==> flow/design.v <==
`timescale 1ns / 10ps
`timescale 1ns / 1ps
`timescale 1ns / 10ps
module pipelined_4stage(clk, rst, imem_addr, imem_data, aluout);
input clk;										
input rst;
output [9:0] imem_addr;			 
input [32-1:0] imem_data;	 
output [32-1:0] aluout;
wire [32-1:0]inst_addr;
wire [32-1:0] inst_out;
wire [32-1:0] inst_in;
assign imem_addr = inst_addr[9:0];
assign inst_out = imem_data;
datapath_mux DP(
	.clk(clk),
	.rst(rst),
	.inst(inst_out),
	.WB_aluout(aluout)
);
PC1 pc(
	.clk(clk),
	.rst(rst),
	.currPC(inst_addr),
	.nextPC(inst_addr)
);
IF_ID_stage IIS(
	.clk(clk),
	.rst(rst), 
	.instout(inst_out), 
	.instin(inst_in)
);
endmodule
`timescale 1ns / 10ps
`timescale 1ns / 1ps
module datapath_mux (
	clk,
	rst,
	inst,
	WB_aluout
);
input		  clk;
input		  rst;
input  [32-1:0] inst;
output  [32-1:0] WB_aluout;
wire [32-1:0] inst_out;
wire [2:0]	aluop_in;
wire [2:0]	aluop_out;
wire alusrc_in;
wire alusrc_out;
wire regDST;
wire wen;
wire [32-1:0] rdata1_in;
wire [32-1:0] rdata2_in;
wire [32-1:0] rdata1_out;
wire [32-1:0] rdata2_out;
wire [32-1:0] wdata_out;
wire [5-1:0] waddr_out;
wire [32-1:0] aluout;
wire [5-1:0] WB_muxout;
wire [32-1:0]rdata2_imm=alusrc_out ? {16'b0,inst_out[15:0]} : rdata2_out; 
wire [5-1:0]waddr_regDST=regDST ? inst[15:11] : inst[20:16]; 
control CO (
    .inst_cntrl(inst[31:26]),
    .wen_cntrl(wen),
    .alusrc_cntrl(alusrc_in),
    .regdst_cntrl(regDST),
    .aluop_cntrl(aluop_in)
);
regfile RFO (
    .clk(clk),
    .rst(rst),
    .wen(wen),
    .raddr1(inst[25:21]),
    .raddr2(inst[20:16]),
    .waddr(WB_muxout),
    .wdata(WB_aluout),
    .rdata1(rdata1_in),
    .rdata2(rdata2_in)
);
ID_EXE_stage IXS(
    .clk(clk),  
    .rst(rst), 
    .aluop_in(aluop_in), 
    .alusrc_in(alusrc_in), 
    .rdata1_in(rdata1_in), 
    .rdata2_in(rdata2_in),
    .inst_in(inst),
    .wregdst_in(waddr_regDST),
    .aluop_out(aluop_out),
    .alusrc_out(alusrc_out), 
    .rdata1_out(rdata1_out), 
    .rdata2_out(rdata2_out), 
    .inst_out(inst_out),
    .wregdst_out(waddr_out)
);
alu ALU0 (
    .a(rdata1_out),
    .b(rdata2_imm),
    .op(aluop_out),
    .out(aluout)
);
EXE_WBstage EWS(
	.clk(clk),
	.rst(rst),
	.aluin(aluout),
	.aluout(WB_aluout),
	.muxin(waddr_out),
	.muxout(WB_muxout)	
);
endmodule  
`timescale 1ns / 10ps
module PC1(clk,rst,nextPC,currPC);
		 input clk,rst;		 
		 input [32 - 1:0]nextPC;		  
		 output reg [32 - 1:0]currPC;
always @(posedge clk)
  begin
    if(rst)
      begin
	currPC <= 0;
      end
    else
      begin
        currPC <= nextPC + 1;
      end
  end
endmodule	
`timescale 1ns / 10ps
module IF_ID_stage (
	clk,  rst, instout, instin
);
input clk, rst;
input [32 - 1:0]instout;
output reg [32 - 1:0]instin;
always @(posedge clk)
  begin
    if(rst)
      begin
	instin <= 0;
      end
    else
      begin
        instin <= instout;
      end
  end
endmodule
`timescale 1ns / 10ps
module ID_EXE_stage (
	clk,  rst, aluop_in, alusrc_in, rdata1_in, rdata2_in, inst_in, wregdst_in,
	aluop_out, alusrc_out, rdata1_out, rdata2_out, inst_out, wregdst_out
);
input clk, rst, alusrc_in;
input [2:0] aluop_in;
input [32-1:0] rdata1_in;
input [32-1:0] rdata2_in;
input [32-1:0] inst_in;
input [5-1:0] wregdst_in;
output reg alusrc_out;
output reg[2:0] aluop_out;
output reg [32-1:0] rdata1_out;
output reg [32-1:0] rdata2_out;
output reg [32-1:0] inst_out;
output reg [5-1:0] wregdst_out;
always @(posedge clk)
  begin
    if(rst)
      begin
	aluop_out <= 0; 
	alusrc_out <= 0; 
	rdata1_out <= 0; 
	rdata2_out <= 0; 
	inst_out <= 0;
	wregdst_out <= 0;
      end
    else
      begin
        aluop_out <= aluop_in; 
	alusrc_out <= alusrc_in; 
	rdata1_out <= rdata1_in; 
	rdata2_out <= rdata2_in; 
	inst_out <= inst_in;
	wregdst_out <= wregdst_in;
      end
  end
endmodule
`timescale 1ns / 10ps
module EXE_WBstage (
	clk,  rst, aluin, aluout,
	muxin, muxout             
);
input clk, rst;
input [32-1:0]aluin;
input [5-1:0]muxin;
output reg[5-1:0]muxout;
output reg [32-1:0]aluout;
always @(posedge clk)
  begin
    if(rst)
      begin
	aluout <= 0;
	muxout <= 0;
      end
    else
      begin
        aluout <= aluin;
	muxout <= muxin;
      end
  end
endmodule
`timescale 1ns / 10ps
module alu(
   a,    
   b,    
   op,    
   out    
   );
   input [32-1:0] a, b;
   input [2:0] op;
   output reg [32-1:0] out;
always @(a or b or op )
begin
   case(op)
       6'b000000: out = a+b;
       6'b000001: out = a - b;
       6'b000010: out = a & b;
       6'b000011:  out = a^b;
       6'b000100: out = a<=b;
       6'b000101: out = a*b;
       6'b000110: out = a+b;
default: out = 0;  
   endcase
end
endmodule
`timescale 1ns / 10ps
module control(
  input [5:0] inst_cntrl, 
  output reg wen_cntrl,
  output reg alusrc_cntrl,
  output reg regdst_cntrl,
  output reg [2:0] aluop_cntrl
  );
  always@(inst_cntrl)
  begin
    case(inst_cntrl)
			6'b000000: begin
					wen_cntrl=1;
					alusrc_cntrl=0;
					regdst_cntrl=1;
					aluop_cntrl=inst_cntrl[2:0];
			end
        6'b000001: begin
                wen_cntrl=1;
					 alusrc_cntrl=0;
					 regdst_cntrl=1;
                aluop_cntrl=inst_cntrl[2:0];
        end
        6'b000010: begin
                wen_cntrl=1;
					 alusrc_cntrl=0;
					 regdst_cntrl=1;
                aluop_cntrl=inst_cntrl[2:0];
        end
        6'b000011: begin
                wen_cntrl=1;
					 alusrc_cntrl=0;
					 regdst_cntrl=1;
                aluop_cntrl=inst_cntrl[2:0];
        end
        6'b000100: begin
                wen_cntrl=1;
					 alusrc_cntrl=0;
					 regdst_cntrl=1;
                aluop_cntrl=inst_cntrl[2:0];
        end
        6'b000101: begin
                wen_cntrl=1;
					 alusrc_cntrl=0;
					 regdst_cntrl=1;
                aluop_cntrl=inst_cntrl[2:0];
			end
		6'b000110: begin
                wen_cntrl=1;
					 alusrc_cntrl=1;
					 regdst_cntrl=0;
                aluop_cntrl=inst_cntrl[2:0];
        end
		default: begin
				wen_cntrl=1; 
				alusrc_cntrl=0;
				regdst_cntrl=1;
				aluop_cntrl=inst_cntrl[2:0];
		end	
    endcase
  end
endmodule
`timescale 1ns / 10ps
`timescale 1ns / 1ps
module regfile (
	clk,
	rst,
	wen,
	raddr1, 
	raddr2, 
	waddr, 
	wdata, 
	rdata1,
	rdata2
	);
	input clk;
	input rst;
	input wen;
	input [5-1:0] raddr1; 
	input [5-1:0] raddr2; 
	input [5-1:0] waddr; 
	input [32-1:0] wdata; 
	output [32-1:0] rdata1;
	output [32-1:0] rdata2;
	reg [32-1:0] regdata [0:32-1];
integer i;
	always@(posedge clk)
		begin
			if(rst)
				begin
					for (i=0; i<32; i=i+1)
					regdata[i] <=0;
					regdata[8] <=5; 
					regdata[3] <=2;
				end
			else
				regdata[waddr] <= (wen == 1) ? wdata : regdata[waddr]; 
		end
	assign rdata1 = ((wen) && (waddr == raddr1)) ? wdata : regdata[raddr1]; 
	assign rdata2 = ((wen) && (waddr == raddr2)) ? wdata : regdata[raddr2];
endmodule 
### Tool chain data of pipelined_4stage

Tool output for the design above, in the order of the flow.
Lines are those of the file above, counted from 1.
Cell names lack the library's common part.
The mark n/a stands for no value.

* design top: pipelined_4stage
* clock input: clk
* library: sky130hd
* corner: tt_025C_1v80

### Word-level counts

Yosys after proc, flatten, opt, wreduce and memory -nomap, before mapping. Enables and synchronous resets that opt folds into registers are not counted as muxes. Memory bits, and registers merged into a memory's read port (data or address), are not among the register bits. Print and check cells are not counted. Equal cells are merged and count once.
Memory sizes are those after Yosys's memory passes, which may raise the word count (mostly to a power of two), join words into wider ones and drop unused or constant bits.

* bitwise operators: 2
* $mul: 1
* order comparisons: 1
* multiplexer cells: 11
* reduce/logical cells: 3
* add/sub/neg operators: 3
* eq/ne operators: 7

Operator list (count)
* 32-bit by 32-bit multiplier with 32-bit output: 1
* 32-bit case mux with 6-bit select: 1
* 32-bit 2-to-1 mux: 3
* 32-bit by 1-bit adder with 32-bit output with constant B: 1
* 32-bit adder: 1
* 32-bit subtractor: 1
* 32-bit <= comparator: 1
* 32-bit bitwise AND: 1
* 32-bit bitwise XOR: 1
* 32-bit OR reduction: 1
* 5-bit 2-to-1 mux: 3
* 3-bit == test with constant B: 3
* 3-bit by 2-bit == test with 1-bit output with constant B: 2
* 6-bit by 3-bit == test with 1-bit output with constant B: 1
* 1-bit 2-to-1 mux: 4
* 3-bit by 1-bit == test with 1-bit output with constant B: 1
* 3-bit logical NOT: 1
* 2-bit OR reduction: 1

* output and inout bits: 42
* bits of input ports: 34
* memory cells: 1
* register bits: 94
* bits in writable memories: 1024
* cells after elaboration: 36

Memories
* DP.RFO.regdata: words 32, width 32, RTL line 319 `reg [32-1:0] regdata [0:32-1];`

### Depth

Depth = most cells in a row (Yosys ltp): at word level without a register or memory, in the mapped netlist without a sequential cell, where the memories' decode and read muxes count.

* depth after elaboration: 3
* ABC_AREA: 0
* mapped depth: 33

### Mapped cells and area

Source: synth_stat.txt of the flow (Yosys; design flattened, memories mapped). It holds for the ABC_AREA given above (unset counts as 0); a run with the other value may have another netlist.

* standard cells after synthesis: 6032
* sequential part of the area: 33472.1 µm²
* cell area after synthesis: 76091.7 µm²
* mapped flip-flops: 1160

Cell types
* edfxtp_1: count 1024, total area 3.07E+04 µm²
* mux4_2: count 641, total area 1.44E+04 µm²
* fa_1: count 410, total area 8.21E+03 µm²
* nor2_1: count 1210, total area 4.54E+03 µm²
* dfxtp_1: count 136, total area 2.72E+03 µm²
* ha_1: count 188, total area 2.35E+03 µm²
* and2_1: count 277, total area 1.73E+03 µm²
* inv_1: count 448, total area 1.68E+03 µm²
* clkbuf_1: count 337, total area 1.26E+03 µm²
* nand2_1: count 304, total area 1.14E+03 µm²
* mux2i_1: count 95, total area 950.912 µm²
* xnor2_1: count 92, total area 805.773 µm²
* a211oi_1: count 78, total area 585.562 µm²
* buf_1: count 151, total area 566.794 µm²
* nand2b_1: count 78, total area 487.968 µm²
* a21oi_1: count 89, total area 445.427 µm²
* nor2b_1: count 52, total area 325.312 µm²
* o21ai_0: count 58, total area 290.278 µm²

Other cell types: 71; their cells: 364.
The figures by module come from a second, unflattened synthesis with its own total; it is not the netlist above.

* cells (unflattened synthesis): 7445
* area (unflattened synthesis): 81071.5 µm²

Rows give one instance, submodules left out.

Modules
* regfile: area 55295.5 µm², seq. area 30749.5 µm², cells 4519, instances 1
* alu: area 20007.9 µm², seq. area 0.0 µm², cells 2412, instances 1
* ID_EXE_stage: area 2840.2 µm², seq. area 2102.0 µm², cells 221, instances 1
* PC1: area 1475.2 µm², seq. area 640.6 µm², cells 168, instances 1
* EXE_WBstage: area 1023.5 µm², seq. area 740.7 µm², cells 77, instances 1
* datapath_mux: area 364.1 µm², seq. area 0.0 µm², cells 40, instances 1
* control: area 65.1 µm², seq. area 0.0 µm², cells 8, instances 1
* pipelined_4stage: area 0.0 µm², seq. area 0.0 µm², cells 0, instances 1

### Worst setup path after synthesis

Source: OpenSTA report_checks on the synthesized netlist (no wires, ideal clock, input and output delay 20% of the period each), path of least setup slack; recovery checks are left aside. Register names are those of the netlist, which keeps one name where synthesis merged equal registers.

* kind: register to register
* from: register DP.IXS.alusrc_out
* to: register DP.EWS.aluout[27]
* path delay: 7871 ps
* driving pins on the path: 32
* launch time at the first pin: 0 ps
* buffers on the path: 5
* data arrival time: 7739 ps
* period: 8000 ps
* slack: 128 ps
* period reached after synthesis: 7872 ps

"path delay" = arrival - input delay + setup time.
"driving pins on the path": output pins that drive a net of the path, with the launching flip-flop's if there is one; two outputs of one cell count as two.
"period reached after synthesis" is the clock period less the worst setup slack; recovery checks do not enter. This is arithmetic on one report: input and output delays are still those of the set period (20% each).
The rows between start and end are the longest chain of elaborated cells between them; the timing report does not say that the signal goes this way. Where chains are equally long, one stands for them.
Each line given opens the expression or statement behind the cell; cells for indexed reads and writes are added by Yosys, which also makes memories of some case tables.

* cell sequence: dfxtp_1 > buf_2 > buf_6 > buf_2 > mux2i_1 > inv_1 > clkbuf_1 > clkbuf_1 > and2_1 > fa_1 > inv_1 > fa_1 > fa_1 > fa_1 > inv_1 > fa_1 > inv_1 > fa_1 > inv_1 > fa_1 > fa_1 > ha_1 > a21o_1 > a21o_1 > a21o_1 > o21ai_0 > a21oi_1 > a41o_1 > a21o_1 > a211o_1 > a22oi_1 > a31oi_1
* length of the longest elaborated chain: 3
* elaborated cells between the ends (all ways): 7
* those cells by class: add/sub: 2; mul: 1; mux: 2; logic: 2

RTL lines, path post-synthesis
* from (decl): RTL line 159 `output reg alusrc_out;`
* from (assign): RTL line 170 `alusrc_out <= 0;`
* from (assign): RTL line 179 `alusrc_out <= alusrc_in;`
* 32-bit 2-to-1 mux: RTL line 61 `wire [32-1:0]rdata2_imm=alusrc_out ? {16'b0,inst_out[15:0]} : rdata2_out;`
* 32-bit by 32-bit multiplier with 32-bit output: RTL line 229 `6'b000101: out = a*b;`
* 32-bit case mux with 6-bit select: RTL line 223 `case(op)`
* to (assign): RTL line 201 `aluout <= 0;`
* to (assign): RTL line 206 `aluout <= aluin;`
* to (decl): RTL line 196 `output reg [32-1:0]aluout;`

### Timing after layout

From the final timing report of job 1: the path of least setup slack in the routed layout; clock arrival at registers is part of the times.
The report prints the path's times to 10 ps; the period is as set.

* kind: register to register
* from: register DP.IXS.alusrc_out
* to: register DP.EWS.aluout[31]
* driving pins on the path: 29
* data arrival time: 8220 ps
* period: 6910 ps
* launch time at the first pin: 800 ps
* slack: -610 ps
* buffers on the path: 6

The rows between start and end are the longest chain of elaborated cells between them; the timing report does not say that the signal goes this way. Where chains are equally long, one stands for them.

* cell sequence: dfxtp_4 > buf_12 > mux2i_4 > inv_4 > buf_12 > buf_12 > buf_4 > buf_4 > nand2_1 > fa_1 > inv_1 > fa_1 > inv_1 > fa_1 > fa_1 > inv_1 > fa_1 > fa_1 > fa_2 > fa_1 > ha_4 > buf_4 > nand4_1 > nand3_2 > o32ai_4 > o21ai_2 > xnor2_2 > a21oi_1 > a31oi_1
* length of the longest elaborated chain: 3
* elaborated cells between the ends (all ways): 7
* those cells by class: add/sub: 2; mul: 1; mux: 2; logic: 2

RTL lines, path post-layout
* from (decl): RTL line 159 `output reg alusrc_out;`
* from (assign): RTL line 170 `alusrc_out <= 0;`
* from (assign): RTL line 179 `alusrc_out <= alusrc_in;`
* 32-bit 2-to-1 mux: RTL line 61 `wire [32-1:0]rdata2_imm=alusrc_out ? {16'b0,inst_out[15:0]} : rdata2_out;`
* 32-bit by 32-bit multiplier with 32-bit output: RTL line 229 `6'b000101: out = a*b;`
* 32-bit case mux with 6-bit select: RTL line 223 `case(op)`
* to (assign): RTL line 201 `aluout <= 0;`
* to (assign): RTL line 206 `aluout <= aluin;`
* to (decl): RTL line 196 `output reg [32-1:0]aluout;`

--- measured runs ---
Flow measurements of pipelined_4stage on sky130hd: 2 stored runs with different settings, listed in no order. Input and output delays are each 20% of the period that was set; the output load is 0.01 pF.
"clock period reached" means the clock period less the worst setup slack. The figure is calculated, with input and output delays left at 20% of the set period.

### Job 1

==> flow/run.sh <==
#!/bin/bash
# the make line also repeats the synthesis and layout settings of config.mk as NAME=value (left out here)
make -C /OpenROAD-flow-scripts/flow DESIGN_CONFIG=/design/flow/config.mk WORK_HOME=/design/flow/orfs CLKGATE_MAP_FILE= finish
==> flow/config.mk <==
export PLATFORM = sky130hd
export DESIGN_NAME = pipelined_4stage
export DESIGN_NICKNAME = pipelined_4stage
export VERILOG_FILES = /design/flow/design.v
export SDC_FILE = /design/flow/constraint.sdc
export NUM_CORES = 4
export LEC_CHECK = 0
export ABC_AREA = 0
export CAP_MARGIN = 20
export CORE_MARGIN = 2
export CORE_UTILIZATION = 16
export CTS_CLUSTER_DIAMETER = 54
export GPL_TIMING_DRIVEN = 1
export HOLD_SLACK_MARGIN = 0.07
export PLACE_DENSITY_LB_ADDON = 0.13
export SLEW_MARGIN = 20
==> flow/constraint.sdc <==
create_clock -name core_clock -period 6.91 [get_ports {clk}]
set_input_delay 1.3820 -clock core_clock [delete_from_list [all_inputs] [get_ports {clk}]]
set_output_delay 1.3820 -clock core_clock [all_outputs]
set_load 0.01 [all_outputs]

Results of job 1:
- Std-cell area (final layout): 94,174.1 µm²
- Area of the die: 481,109.0 µm²
- Mapped cell area after synthesis: 76,091.7 µm²
- Worst setup slack after layout: -608 ps
- Clock period reached: 7,518 ps

### Job 2

==> flow/run.sh <==
#!/bin/bash
# the make line also repeats the synthesis and layout settings of config.mk as NAME=value (left out here)
make -C /OpenROAD-flow-scripts/flow DESIGN_CONFIG=/design/flow/config.mk WORK_HOME=/design/flow/orfs CLKGATE_MAP_FILE= finish
==> flow/config.mk <==
export PLATFORM = sky130hd
export DESIGN_NAME = pipelined_4stage
export DESIGN_NICKNAME = pipelined_4stage
export VERILOG_FILES = /design/flow/design.v
export SDC_FILE = /design/flow/constraint.sdc
export NUM_CORES = 4
export LEC_CHECK = 0
export CAP_MARGIN = 20
export CELL_PAD_IN_SITES_DETAIL_PLACEMENT = 2
export CORE_MARGIN = 6
export CORE_UTILIZATION = 37
export CTS_CLUSTER_DIAMETER = 220
export CTS_CLUSTER_SIZE = 77
export GPL_ROUTABILITY_DRIVEN = 0
export GPL_TIMING_DRIVEN = 1
export MIN_ROUTING_LAYER = met2
export PLACE_DENSITY_LB_ADDON = 0.04
export SLEW_MARGIN = 0
export TNS_END_PERCENT = 80
==> flow/constraint.sdc <==
create_clock -name core_clock -period 5.54 [get_ports {clk}]
set_input_delay 1.1080 -clock core_clock [delete_from_list [all_inputs] [get_ports {clk}]]
set_output_delay 1.1080 -clock core_clock [all_outputs]
set_load 0.01 [all_outputs]

Results of job 2:
- Std-cell area (final layout): 85,665.9 µm²
- Area of the die: 216,681.0 µm²
- Mapped cell area after synthesis: 76,091.7 µm²
- Worst setup slack after layout: -2,272 ps
- Clock period reached: 7,812 ps
--- end ---
